==> flow/design.v <==
`timescale 1ns / 1ps
module qtwosComp(
    input [N-2:0] a,
    output [2*N-1:0] b
    );
	reg [2*N-1:0] data;
	reg [2*N-1:0] flip;
	reg [2*N-1:0] out;
	parameter Q = 15;
	parameter N = 32;
	assign b = out;
	always @*
	begin
		data <= a;		 
	end
	always @*
	begin
		flip <= ~a;
	end
	always @*
	begin
		out <= flip + 1;
	end
endmodule
`timescale 1ns / 1ps
module qmult(
    input [N-1:0] a,
    input [N-1:0] b,
    output [N-1:0] c
    );
	wire [2*N-1:0] a_ext;
	wire [2*N-1:0] b_ext;
	wire [2*N-1:0] r_ext;
	reg [2*N-1:0] a_mult;
	reg [2*N-1:0] b_mult;
	reg [2*N-1:0] result;
	reg [N-1:0] retVal;
	parameter Q = 8;
	parameter N = 20;
	qtwosComp #(Q,N) comp_a (a[N-2:0], a_ext);
	qtwosComp #(Q,N) comp_b (b[N-2:0], b_ext);
	qtwosComp #(Q,N) comp_r (result[N-2+Q:Q], r_ext);
	assign c = retVal;
	always @*
	begin
		if(a[N-1] == 1)
			a_mult <= a_ext;
		else
			a_mult <= a;
		if(b[N-1] == 1)
			b_mult <= b_ext;
		else
			b_mult <= b;		
	end 
	always @*
	begin
		result <= a_mult * b_mult;
	end
	always @*
	begin		
		if((a[N-1] == 1 && b[N-1] == 0) || (a[N-1] == 0 && b[N-1] == 1)) begin
			retVal[N-1] <= 1;
			retVal[N-2:0] <= r_ext[N-2:0];
		end
		else begin
			retVal[N-1] <= 0;
			retVal[N-2:0] <= result[N-2+Q:Q];
		end
	end
endmodule
`timescale 1ns / 1ps
module qadd(
    input [N-1:0] a,
    input [N-1:0] b,
    output reg [N-1:0] c
    );
	parameter Q = 15;
	parameter N = 28;
reg [N-1:0] res;
always @* begin
    if ( res[N-2:0] == 0 )
        c = 0;
    else
        c = res;
end
always @*
begin
	if(a[N-1] == 1 && b[N-1] == 1) begin
		res[N-1] = 1;
		res[N-2:0] = a[N-2:0] + b[N-2:0];
	end
	else if(a[N-1] == 0 && b[N-1] == 0) begin
		res[N-1] = 0;
		res[N-2:0] = a[N-2:0] + b[N-2:0];
	end
	else if(a[N-1] == 0 && b[N-1] == 1) begin
		if(a[N-2:0] > b[N-2:0]) begin
			res[N-1] = 0;
			res[N-2:0] = a[N-2:0] - b[N-2:0];
		end
		else begin
			res[N-1] = 1;
		    res[N-2:0] = b[N-2:0] - a[N-2:0];
        end
	end
	else begin
        if(a[N-2:0] > b[N-2:0]) begin
            res[N-1] = 1;
            res[N-2:0] = a[N-2:0] - b[N-2:0];
        end
        else begin
            res[N-1] = 0;
            res[N-2:0] = b[N-2:0] - a[N-2:0];
        end
    end
end
endmodule
`timescale 1ns / 1ps
module negar(
    in,
    neg_in
    );
input logic [N-1:0] in;
output logic [N-1:0] neg_in;
parameter Q = 15;
parameter N = 28;    
logic [N-1:0] aux;
always_comb begin
    if ( in[N-1] == 1) begin
        neg_in[N-1] = 0; 
        neg_in[N-2:0] = in[N-2:0];
    end
    else begin
        neg_in[N-1] = 1;
        neg_in[N-2:0] = in[N-2:0];
    end
end
endmodule
`timescale 1ns / 1ps
module qdiv(
	input [N-1:0] dividend,
	input [N-1:0] divisor,
	input rst,
	input start,
	input clk,
	output reg [N-1:0] quotient_out,
	output complete
	);
	parameter Q = 8;
	parameter N = 20;
	reg [N-1:0] quotient;
	reg [N-1:0] dividend_copy;
	reg [2*(N-1)-1:0] divider_copy;
	reg [5:0] bitn; 
	reg done;
	always @* begin
	   if (dividend[N-2:0] == 0 )
	       quotient_out = 0;
       else
           quotient_out = quotient;
	end
	assign complete = done;
	always @( posedge clk ) 
	begin
		if( rst )
			done <= 1'b1;
		else if( done && start ) begin
			done <= 1'b0;
			bitn <= N+Q-2;
			quotient <= 0;
			dividend_copy <= {1'b0,dividend[N-2:0]};
			divider_copy[2*(N-1)-1] <= 0;
			divider_copy[2*(N-1)-2:N-2] <= divisor[N-2:0];
			divider_copy[N-3:0] <= 0;
			if((dividend[N-1] == 1 && divisor[N-1] == 0) || (dividend[N-1] == 0 && divisor[N-1] == 1))
				quotient[N-1] <= 1;
			else
				quotient[N-1] <= 0;
		end 
		else if(!done) begin
			if(dividend_copy >= divider_copy) begin
				dividend_copy <= dividend_copy - divider_copy;
				quotient[bitn] <= 1'b1;
			end
			divider_copy <= divider_copy >> 1;
			if(bitn == 0)
				done <= 1'b1;
			bitn <= bitn - 1;	
		end
	end
endmodule
`timescale 1ns / 1ps
module bits2temp1(
    clk,
    rst,
    start,
    yk,
    done,
    yT
    );
input wire clk;
input wire rst;
input wire start;
input wire [11:0] yk;
output reg done;
output reg [N-1:0] yT;
parameter Q = 15;
parameter N = 28;
localparam V = 163840;   
localparam inv_res_V = 40662109;  
localparam gain = 9863168;  
localparam c = 32932;  
localparam b = 6619300;   
localparam betha = 8511169;  
localparam dos = 65536;  
localparam S_IDLE = 3'd0;
localparam S_D1S  = 3'd1;
localparam S_D1W  = 3'd2;
localparam S_D2S  = 3'd3;
localparam S_D2W  = 3'd4;
localparam S_D3S  = 3'd5;
localparam S_D3W  = 3'd6;
reg [2:0] state;
reg [N-1:0] bits;
reg [N-1:0] Vg;
reg [N-1:0] gain_Vg;
wire st1 = (state == S_D1S);
wire st2 = (state == S_D2S);
wire st3 = (state == S_D3S);
wire done1, done2, done3;
wire [N-1:0] q_Vg;
qdiv #(Q,N) div_Vg (bits, inv_res_V, rst, st1, clk, q_Vg, done1);
wire [N-1:0] q_gain_Vg;
qdiv #(Q,N) div1 (gain, Vg, rst, st2, clk, q_gain_Vg, done2);
wire [N-1:0] V_gain_Vg;
qmult #(Q,N) mult1 (V, gain_Vg, V_gain_Vg);
wire [N-1:0] neg_V_gain_Vg;
negar #(Q,N) neg2 (V_gain_Vg,neg_V_gain_Vg);
wire [N-1:0] den;
qadd #(Q,N) sum1 ( neg_V_gain_Vg, c, den);
wire [N-1:0] num;
negar #(Q,N) neg1 (b,num);
wire [N-1:0]  aux1;
qdiv #(Q,N) div2 (num, den, rst, st3, clk, aux1, done3);
wire [N-1:0] t_o;
qmult #(Q,N) mult2 (betha, aux1, t_o);
always @(posedge clk) begin
    done <= 1'b0;
    if (rst) begin
        state <= S_IDLE;
    end
    else begin
        case (state)
        S_IDLE: if (start) begin
                    bits <= {1'b0, (yk == 0) ? 12'd1 : yk, {Q{1'b0}}};
                    state <= S_D1S;
                end
        S_D1S:  state <= S_D1W;
        S_D1W:  if (done1) begin
                    Vg <= q_Vg;
                    state <= S_D2S;
                end
        S_D2S:  state <= S_D2W;
        S_D2W:  if (done2) begin
                    gain_Vg <= q_gain_Vg;
                    state <= S_D3S;
                end
        S_D3S:  state <= S_D3W;
        S_D3W:  if (done3) begin
                    yT <= t_o;
                    done <= 1'b1;
                    state <= S_IDLE;
                end
        default: state <= S_IDLE;
        endcase
    end
end
endmodule
`timescale 1ns / 1ps
module lowpass_filter(
    clk,
    rst,
    start,
    yT,
    yT_filt
    );
input logic clk;
input logic rst;
input logic start;
input logic [N-1:0] yT;
output logic [N-1:0] yT_filt;
parameter Q = 15; 
parameter N = 28;
localparam offset = 0;
localparam neg_a1 = 64567; 
localparam a2 = 31813;
localparam a3 = 0; 
localparam a4 = 0;
localparam a5 = 0; 
localparam b0 = 4;
localparam b1 = 7;
localparam b2 = 4;
localparam b3 = 0;
localparam b4 = 0;
localparam b5 = 0;
logic [N-1:0] a1; 
negar #(Q,N) neg0 (neg_a1,a1);
logic [N-1:0] y0; 
logic [N-1:0] y1; 
logic [N-1:0] y2; 
logic [N-1:0] y3;
logic [N-1:0] y4; 
logic [N-1:0] y5;
logic [N-1:0] u1;  
logic [N-1:0] u2;  
logic [N-1:0] u3;  
logic [N-1:0] u4;  
logic [N-1:0] u5; 
always_ff @(posedge clk) begin
    if (rst) begin
        y5 <= 0;
        y4 <= 0;
        y3 <= 0;
        y2 <= 0;
        y1 <= 0;
        y0 <= 0;
        u5 <= 0;
        u4 <= 0;
        u3 <= 0;
        u2 <= 0;
        u1 <= 0;
    end
    else if (start) begin
        y5 <= y4;
        y4 <= y3;
        y3 <= y2;
        y2 <= y1; 
        y1 <= y0;
        y0 <= yT;
        u5 <= u4; 
        u4 <= u3; 
        u3 <= u2;
        u2 <= u1;
        u1 <=  u0 + offset;
    end
end
logic [N-1:0] yb0; 
qmult #(Q,N) multb0 (b0, y0, yb0);
logic [N-1:0] yb1; 
qmult #(Q,N) multb1 (b1, y1, yb1);
logic [N-1:0] yb2; 
qmult #(Q,N) multb2 (b2, y2, yb2);
logic [N-1:0] yb3; 
qmult #(Q,N) multb3 (b3, y3, yb3);
logic [N-1:0] yb4; 
qmult #(Q,N) multb4 (b4, y4, yb4);
logic [N-1:0] yb5; 
qmult #(Q,N) multb5 (b5, y5, yb5);
logic [N-1:0] auxb0;  
qadd #(Q,N) sumb0 (yb0, yb1, auxb0);
logic [N-1:0] auxb1;  
qadd #(Q,N) sumb1 (yb2, yb3, auxb1);
logic [N-1:0] auxb2;  
qadd #(Q,N) sumb2 (yb4, yb5, auxb2);
logic [N-1:0] auxb3;  
qadd #(Q,N) sumb3 (auxb0, auxb1, auxb3);
logic [N-1:0] yb;  
qadd #(Q,N) sumb (auxb2, auxb3, yb);
logic [N-1:0] ua1; 
qmult #(Q,N) multa1 (a1, u1, ua1);
logic [N-1:0] ua2; 
qmult #(Q,N) multa2 (a2, u2, ua2);
logic [N-1:0] ua3; 
qmult #(Q,N) multa3 (a3, u3, ua3);
logic [N-1:0] ua4; 
qmult #(Q,N) multa4 (a4, u4, ua4);
logic [N-1:0] ua5; 
qmult #(Q,N) multa5 (a5, u5, ua5);
logic [N-1:0] auxa1;  
qadd #(Q,N) suma1 (ua1, ua2, auxa1);
logic [N-1:0] auxa2;  
qadd #(Q,N) suma2 (ua3, ua4, auxa2);
logic [N-1:0] auxa3;  
qadd #(Q,N) suma3 (auxa1, auxa2, auxa3);
logic [N-1:0] ua;  
qadd #(Q,N) suma (auxa3, ua5, ua);
logic [N-1:0] ya; 
negar #(Q,N) nega (ua,ya);
logic [N-1:0] u0;  
qadd #(Q,N) sum_ab (yb, ya, u0);
always_ff @(posedge clk) begin
    yT_filt <= u0; 
end
endmodule
`timescale 1ns / 1ps
module pt100_temp (
    input  wire        clk,
    input  wire        rst,
    input  wire        in_valid,
    output wire        in_ready,
    input  wire [11:0] yk,
    output wire        out_valid,
    output wire [27:0] temp,
    output wire [27:0] temp_filt,
    output wire        alarm
    );
parameter Q = 15;
parameter N = 28;
localparam HT = 2457600;  
localparam T_IDLE = 2'd0;
localparam T_CONV = 2'd1;
localparam T_FILT = 2'd2;
localparam T_OUT  = 2'd3;
reg [1:0] tstate;
reg alarm_r;
wire conv_done;
wire [N-1:0] yT;
assign in_ready  = (tstate == T_IDLE);
assign out_valid = (tstate == T_OUT);
assign temp      = yT;
assign alarm     = alarm_r;
wire accept = in_valid && in_ready;
bits2temp1 #(Q,N) conv (
    .clk(clk), .rst(rst), .start(accept), .yk(yk), .done(conv_done), .yT(yT));
lowpass_filter #(Q,N) filt (
    .clk(clk), .rst(rst), .start(conv_done), .yT(yT), .yT_filt(temp_filt));
always @(posedge clk) begin
    if (conv_done)
        alarm_r <= (yT > HT);
end
always @(posedge clk) begin
    if (rst)
        tstate <= T_IDLE;
    else begin
        case (tstate)
        T_IDLE: if (accept) tstate <= T_CONV;
        T_CONV: if (conv_done) tstate <= T_FILT;
        T_FILT: tstate <= T_OUT;
        T_OUT:  tstate <= T_IDLE;
        endcase
    end
end
endmodule
==> Step by step through the tools: pt100_temp <==
What the tools print for pt100_temp, step after step.
Lines are those of the file above, counted from 1.
{ "inputs": {"design": "pt100_temp", "clock_port": "clk", "library": "sky130hd", "corner": "tt_025C_1v80"} }

==> Word level <==
Yosys after proc, flatten, opt, wreduce and memory -nomap, before mapping. Memory bits, and registers merged into a memory's read port (data or address), are not among the register bits. Print and check cells are not counted. Equal cells are merged and count once.
{ "bits": {"out_inout_bits": 59, "regBits": 786, "input_bits": 15, "word_cells": 402} }
{ "classes": {"n_mux": 163, "reduce_and_logical": 69, "logic": 43, "shift": 3, "n_eq": 18, "multipliers": 5, "compare": 13, "add_sub_neg": 46} }
{ "ops": {"columns": ["op", "count"], "rows": [
  ["24-bit by 56-bit multiplier with 42-bit output (first input constant)", 1],
  ["27-bit 2-to-1 mux", 42],
  ["17-bit by 56-bit multiplier with 42-bit output (first input constant)", 1],
  ["28-bit 2-to-1 mux", 33],
  ["15-bit by 56-bit multiplier with 42-bit output (first input constant)", 1],
  ["27-bit subtractor", 12],
  ["27-bit logical NOT", 12],
  ["27-bit NOT with 56-bit output", 5],
  ["56-bit by 1-bit adder with 56-bit output (second input constant)", 5],
  ["56-bit 2-to-1 mux", 5],
  ["27-bit by 1-bit adder with 27-bit output (second input constant)", 7],
  ["27-bit NOT", 7],
  ["3-bit by 56-bit multiplier with 27-bit output (first input constant)", 1],
  ["3-bit by 56-bit multiplier with 42-bit output (first input constant)", 1],
  ["27-bit adder", 6],
  ["27-bit > comparator", 6],
  ["28-bit by 53-bit greater-or-equal comparator with 1-bit output", 2],
  ["26-bit 2-to-1 mux", 4],
  ["1-bit by 7-bit variable shift with 28-bit output (first input constant)", 3],
  ["28-bit subtractor", 3],
  ["28-bit AND", 3],
  ["28-bit bitwise OR", 3],
  ["28-bit NOT", 3],
  ["27-bit NOT with 40-bit output", 2],
  ["40-bit by 1-bit adder with 40-bit output (second input constant)", 2],
  ["40-bit 2-to-1 mux", 2],
  ["1-bit 2-to-1 mux", 66],
  ["1-bit by 27-bit subtractor with 27-bit output (first input constant)", 2]
]} }
Other operator kinds: 33; their cells: 120.

==> Depth <==
Yosys ltp: most cells in a row. Word level: on the elaborated netlist, between registers, memories and ports. Mapped: between sequential cells and ports; inverters and the memories' decode and read muxes count.
{ "logic_depth": {"ltp_word": 35, "abc_area": 0, "depth_mapped": 89, "depth_no_buf": 82} }

==> After synthesis <==
Source: synth_stat.txt of the flow (Yosys; design flattened, memories mapped). It holds for the ABC_AREA given above (unset counts as 0); a run with the other value may have another netlist.
{ "by_type": {"columns": ["cell", "count", "area_total_um2"], "rows": [
  ["sky130_fd_sc_hd__ha_1", 1087, 1.36E+04],
  ["sky130_fd_sc_hd__edfxtp_1", 441, 1.32E+04],
  ["sky130_fd_sc_hd__fa_1", 603, 1.21E+04],
  ["sky130_fd_sc_hd__inv_1", 1422, 5.34E+03],
  ["sky130_fd_sc_hd__xnor2_1", 452, 3.96E+03],
  ["sky130_fd_sc_hd__dfxtp_1", 187, 3743.59],
  ["sky130_fd_sc_hd__nor2_1", 893, 3.35E+03],
  ["sky130_fd_sc_hd__a21oi_1", 605, 3.03E+03],
  ["sky130_fd_sc_hd__mux2i_1", 233, 2.33E+03],
  ["sky130_fd_sc_hd__nand2_1", 565, 2.12E+03],
  ["sky130_fd_sc_hd__o21ai_0", 424, 2.12E+03],
  ["sky130_fd_sc_hd__xor2_1", 188, 1.65E+03],
  ["sky130_fd_sc_hd__nor3_1", 220, 1.1E+03],
  ["sky130_fd_sc_hd__clkbuf_1", 288, 1.08E+03],
  ["sky130_fd_sc_hd__a21o_1", 134, 1.01E+03],
  ["sky130_fd_sc_hd__nand2b_1", 119, 744.464],
  ["sky130_fd_sc_hd__o31ai_1", 94, 705.677],
  ["sky130_fd_sc_hd__and2_1", 112, 700.672]
]} }
Not listed: further types 96, cells in them 1604.
{ "mapped": {"ff_cells": 628, "yosys_area_um2": 83458.8, "mapped_cells": 9671, "sequential_area_um2": 16986.3} }
The figures by module come from a second, unflattened synthesis with its own total; it is not the netlist above.
{ "hier_totals": {"hier_cells": 58220, "hier_area_um2": 483830.3} }
Each row is one instance without its submodules.
{ "modules": {"columns": ["module", "n_cells", "mod_area_um2", "n_inst", "seq_area_um2"], "rows": [
  ["qmult", 3278, 28000.6, 13, 0.0],
  ["qadd", 725, 4982.3, 11, 0.0],
  ["qtwosComp", 107, 739.5, 39, 0.0],
  ["qdiv", 717, 6851.6, 3, 3473.3],
  ["lowpass_filter", 1022, 11309.6, 1, 6726.5],
  ["bits2temp1", 144, 3223.1, 1, 3042.9],
  ["negar", 28, 206.4, 4, 0.0],
  ["pt100_temp", 29, 265.3, 1, 110.1]
]} }

==> Path before layout <==
Source: OpenSTA report_checks on the synthesized netlist (no wires, ideal clock, input and output delay 20% of the period each), path of least setup slack; recovery checks are left aside. Register names are those of the netlist, which keeps one name where synthesis merged equal registers.
{ "synth_path": {"path_type": "reg2reg", "start": "reg filt.u2[27]", "end": "reg filt.u1[27]", "t_arrival_ns": 18.560, "path_slack_ns": 5.323, "delay_ns": 18.676, "setup_time_ns": 0.116, "stages": 78, "t_first_pin_ns": 0.000, "period_ns": 24.0, "n_path_buf": 9, "period_less_setup_slack_ns": 18.677} }
"delay_ns" = arrival - input delay + setup time.
"stages" counts driving pins, that of a launching flip-flop among them; a cell with two outputs on the path counts twice.
"period_less_setup_slack_ns" is the clock period less the worst setup slack; recovery checks do not enter. This is arithmetic on one report: input and output delays are still those of the set period (20% each).
Between the ends stands the longest chain of elaborated cells between them, by number of cells; it is not shown to be the way that was timed. Of several equally long chains one is given.
A line is the first line of the expression or statement that the cell stems from. Yosys adds cells for indexed reads and writes and turns some case tables into memories.
{ "synth_between": {"path_cell_list": "sky130_fd_sc_hd__dfxtp_1 sky130_fd_sc_hd__clkbuf_1 sky130_fd_sc_hd__clkbuf_1 sky130_fd_sc_hd__clkbuf_1 sky130_fd_sc_hd__buf_1 sky130_fd_sc_hd__nand2_1 sky130_fd_sc_hd__o21ai_0 sky130_fd_sc_hd__fa_1 sky130_fd_sc_hd__fa_1 sky130_fd_sc_hd__inv_1 sky130_fd_sc_hd__fa_1 sky130_fd_sc_hd__inv_1 sky130_fd_sc_hd__fa_1 sky130_fd_sc_hd__fa_1 sky130_fd_sc_hd__inv_1 sky130_fd_sc_hd__fa_1 sky130_fd_sc_hd__inv_1 sky130_fd_sc_hd__ha_1 (+42 left out) sky130_fd_sc_hd__o21ai_0 sky130_fd_sc_hd__a21oi_1 sky130_fd_sc_hd__o21ai_0 sky130_fd_sc_hd__a211oi_1 sky130_fd_sc_hd__o21ai_0 sky130_fd_sc_hd__a221o_1 sky130_fd_sc_hd__a211o_1 sky130_fd_sc_hd__o21ai_0 sky130_fd_sc_hd__clkbuf_1 sky130_fd_sc_hd__clkbuf_1 sky130_fd_sc_hd__mux2i_1 sky130_fd_sc_hd__xor2_1 sky130_fd_sc_hd__nand3_1 sky130_fd_sc_hd__nor4_1 sky130_fd_sc_hd__nand4_1 sky130_fd_sc_hd__a22oi_1 sky130_fd_sc_hd__nand4_1 sky130_fd_sc_hd__a41o_1", "elab_chain_cells": 33, "cone_cells": 76, "cone_classes": "add/sub: 11; mul: 1; compare: 4; mux: 40; logic: 4; reduce/logical: 16"} }
{ "synth_lines": {"columns": ["element", "line", "rtl"], "rows": [
  ["start, declared", 315, "logic [N-1:0] u2;"],
  ["start, assigned", 330, "u2 <= 0;"],
  ["start, assigned", 343, "u2 <= u1;"],
  ["56-bit 2-to-1 mux", 50, "if(b[N-1] == 1)"],
  ["15-bit by 56-bit multiplier with 42-bit output", 57, "result <= a_mult * b_mult;"],
  ["27-bit NOT", 18, "flip <= ~a;"],
  ["27-bit by 1-bit adder with 27-bit output", 22, "out <= flip + 1;"],
  ["27-bit 2-to-1 mux", 61, "if((a[N-1] == 1 && b[N-1] == 0) || (a[N-1] == 0 && b[N-1] == 1)) begin"],
  ["27-bit subtractor", 103, "res[N-2:0] = b[N-2:0] - a[N-2:0];"],
  ["27-bit 2-to-1 mux", 97, "if(a[N-2:0] > b[N-2:0]) begin"],
  ["(+19 left out)", null, null],
  ["27-bit subtractor", 103, null],
  ["27-bit 2-to-1 mux", 97, null],
  ["28-bit 2-to-1 mux", 96, "else if(a[N-1] == 0 && b[N-1] == 1) begin"],
  ["27-bit 2-to-1 mux", 92, "else if(a[N-1] == 0 && b[N-1] == 0) begin"],
  ["27-bit 2-to-1 mux", 88, "if(a[N-1] == 1 && b[N-1] == 1) begin"],
  ["27-bit logical NOT", 81, "if ( res[N-2:0] == 0 )"],
  ["28-bit 2-to-1 mux", 81, null],
  ["end, assigned", 331, "u1 <= 0;"],
  ["end, assigned", 344, "u1 <=  u0 + offset;"],
  ["end, declared", 314, "logic [N-1:0] u1;"]
]} }

==> Path in the finished layout <==
From the final timing report of run 1: the path of least setup slack in the routed layout; clock arrival at registers is part of the times.
{ "layout_path": {"path_type": "reg2reg", "start": "reg filt.u1[0]", "end": "reg filt.u1[27]", "t_first_pin_ns": 0.76, "n_path_buf": 10, "setup_time_ns": 0.10, "stages": 90, "period_ns": 14.7, "path_slack_ns": -3.27, "t_arrival_ns": 18.62} }
Between the ends stands the longest chain of elaborated cells between them, by number of cells; it is not shown to be the way that was timed. Of several equally long chains one is given.
{ "layout_between": {"path_cell_list": "sky130_fd_sc_hd__dfxtp_4 sky130_fd_sc_hd__inv_4 sky130_fd_sc_hd__ha_4 sky130_fd_sc_hd__nand2_4 sky130_fd_sc_hd__or3_4 sky130_fd_sc_hd__or3_4 sky130_fd_sc_hd__or3_4 sky130_fd_sc_hd__buf_6 sky130_fd_sc_hd__or2_4 sky130_fd_sc_hd__nand2b_4 sky130_fd_sc_hd__or2_4 sky130_fd_sc_hd__o21ai_4 sky130_fd_sc_hd__xnor2_2 sky130_fd_sc_hd__ha_1 sky130_fd_sc_hd__inv_2 sky130_fd_sc_hd__fa_1 sky130_fd_sc_hd__inv_2 sky130_fd_sc_hd__fa_1 (+54 left out) sky130_fd_sc_hd__a21oi_2 sky130_fd_sc_hd__o21ai_2 sky130_fd_sc_hd__a211oi_2 sky130_fd_sc_hd__o21ai_2 sky130_fd_sc_hd__a221o_1 sky130_fd_sc_hd__a211o_1 sky130_fd_sc_hd__o21ai_4 sky130_fd_sc_hd__buf_12 sky130_fd_sc_hd__buf_12 sky130_fd_sc_hd__buf_6 sky130_fd_sc_hd__mux2i_4 sky130_fd_sc_hd__xnor2_4 sky130_fd_sc_hd__nand4_1 sky130_fd_sc_hd__nor4_2 sky130_fd_sc_hd__nand4_1 sky130_fd_sc_hd__a22oi_2 sky130_fd_sc_hd__nand4_1 sky130_fd_sc_hd__a41o_1", "elab_chain_cells": 35, "cone_cells": 73, "cone_classes": "add/sub: 12; mul: 1; compare: 4; mux: 39; logic: 4; reduce/logical: 13"} }
{ "layout_lines": {"columns": ["element", "line", "rtl"], "rows": [
  ["start, declared", 314, "logic [N-1:0] u1;"],
  ["start, assigned", 331, "u1 <= 0;"],
  ["start, assigned", 344, "u1 <=  u0 + offset;"],
  ["27-bit NOT with 56-bit output", 18, "flip <= ~a;"],
  ["56-bit by 1-bit adder with 56-bit output", 22, "out <= flip + 1;"],
  ["56-bit 2-to-1 mux", 50, "if(b[N-1] == 1)"],
  ["17-bit by 56-bit multiplier with 42-bit output", 57, "result <= a_mult * b_mult;"],
  ["27-bit NOT", 18, null],
  ["27-bit by 1-bit adder with 27-bit output", 22, null],
  ["27-bit 2-to-1 mux", 61, "if((a[N-1] == 1 && b[N-1] == 0) || (a[N-1] == 0 && b[N-1] == 1)) begin"],
  ["(+21 left out)", null, null],
  ["27-bit subtractor", 103, "res[N-2:0] = b[N-2:0] - a[N-2:0];"],
  ["27-bit 2-to-1 mux", 97, "if(a[N-2:0] > b[N-2:0]) begin"],
  ["28-bit 2-to-1 mux", 96, "else if(a[N-1] == 0 && b[N-1] == 1) begin"],
  ["27-bit 2-to-1 mux", 92, "else if(a[N-1] == 0 && b[N-1] == 0) begin"],
  ["27-bit 2-to-1 mux", 88, "if(a[N-1] == 1 && b[N-1] == 1) begin"],
  ["27-bit logical NOT", 81, "if ( res[N-2:0] == 0 )"],
  ["28-bit 2-to-1 mux", 81, null],
  ["end, assigned", 331, null],
  ["end, assigned", 344, null],
  ["end, declared", 314, null]
]} }

Subject: pt100_temp on sky130hd, stored results

Hello all,

Settings and measured results of 4 stored flow runs for module pt100_temp (sky130hd), not sorted in any way. The constraints put input and output delay at 20% of the set period each and load the outputs with 0.01 pF.
"period_less_ws_ns": clock period set for the run, less the worst setup slack. It is reckoned from that one timing run; input and output delays stay at 20% of the period that was set.
By "totalPower_mw" is meant OpenSTA's value without simulated activity: inputs other than the clock are taken to toggle once in ten clock periods, and the tool carries that through the logic.
[
  {
    "run": "run 1",
    "settings": { "CAP_MARGIN": 0, "CELL_PAD_IN_SITES_DETAIL_PLACEMENT": 2, "CORE_ASPECT_RATIO": 1.63, "CORE_MARGIN": 10, "CORE_UTILIZATION": 15, "CTS_CLUSTER_DIAMETER": 170, "CTS_CLUSTER_SIZE": 25, "GPL_ROUTABILITY_DRIVEN": 1, "MIN_ROUTING_LAYER": "met2", "PLACE_DENSITY_LB_ADDON": 0.26, "SETUP_SLACK_MARGIN": 4.27, "SLEW_MARGIN": 30, "TNS_END_PERCENT": 100, "period_ns": 14.7 },
    "results": { "totalPower_mw": 3.825, "fin_hold_ws_ns": 0.404, "stdcell_area_um2": 113684.0, "setup_tns_ns": -152.180, "timing.setup.ws_ns": -3.270, "design_die_area_um2": 587523.0, "synthesis_area_um2": 83458.8, "period_less_ws_ns": 17.970 }
  },
  {
    "run": "run 2",
    "settings": { "CELL_PAD_IN_SITES_DETAIL_PLACEMENT": 2, "CORE_ASPECT_RATIO": 1.63, "CORE_MARGIN": 7, "CORE_UTILIZATION": 15, "CTS_CLUSTER_DIAMETER": 170, "CTS_CLUSTER_SIZE": 25, "GPL_ROUTABILITY_DRIVEN": 1, "MIN_ROUTING_LAYER": "met1", "SETUP_SLACK_MARGIN": 4.27, "SLEW_MARGIN": 35, "TNS_END_PERCENT": 35, "period_ns": 14.7, "CAP_MARGIN": 20 },
    "results": { "totalPower_mw": 3.658, "fin_hold_ws_ns": 0.414, "stdcell_area_um2": 114083.0, "setup_tns_ns": -296.488, "timing.setup.ws_ns": -6.223, "design_die_area_um2": 578099.0, "synthesis_area_um2": 83458.8, "period_less_ws_ns": 20.923 }
  },
  {
    "run": "run 3",
    "settings": { "CELL_PAD_IN_SITES_GLOBAL_PLACEMENT": 3, "CORE_UTILIZATION": 69, "CTS_CLUSTER_SIZE": 11, "GPL_TIMING_DRIVEN": 0, "MAX_ROUTING_LAYER": "met4", "PLACE_DENSITY": 0.85, "period_ns": 23.9, "CAP_MARGIN": 20, "CORE_MARGIN": 2, "SLEW_MARGIN": 20 },
    "outcome": "unfinished; error GPL-0301 in placement"
  },
  {
    "run": "run 4",
    "settings": { "CORE_UTILIZATION": 40, "PLACE_DENSITY": 0.6, "period_ns": 14.7, "CAP_MARGIN": 20, "CORE_MARGIN": 2, "SLEW_MARGIN": 20 },
    "results": { "totalPower_mw": 4.363, "fin_hold_ws_ns": 0.439, "stdcell_area_um2": 107668.0, "setup_tns_ns": -106.421, "timing.setup.ws_ns": -2.585, "design_die_area_um2": 212318.0, "synthesis_area_um2": 83458.8, "period_less_ws_ns": 17.285 }
  }
]

Thanks
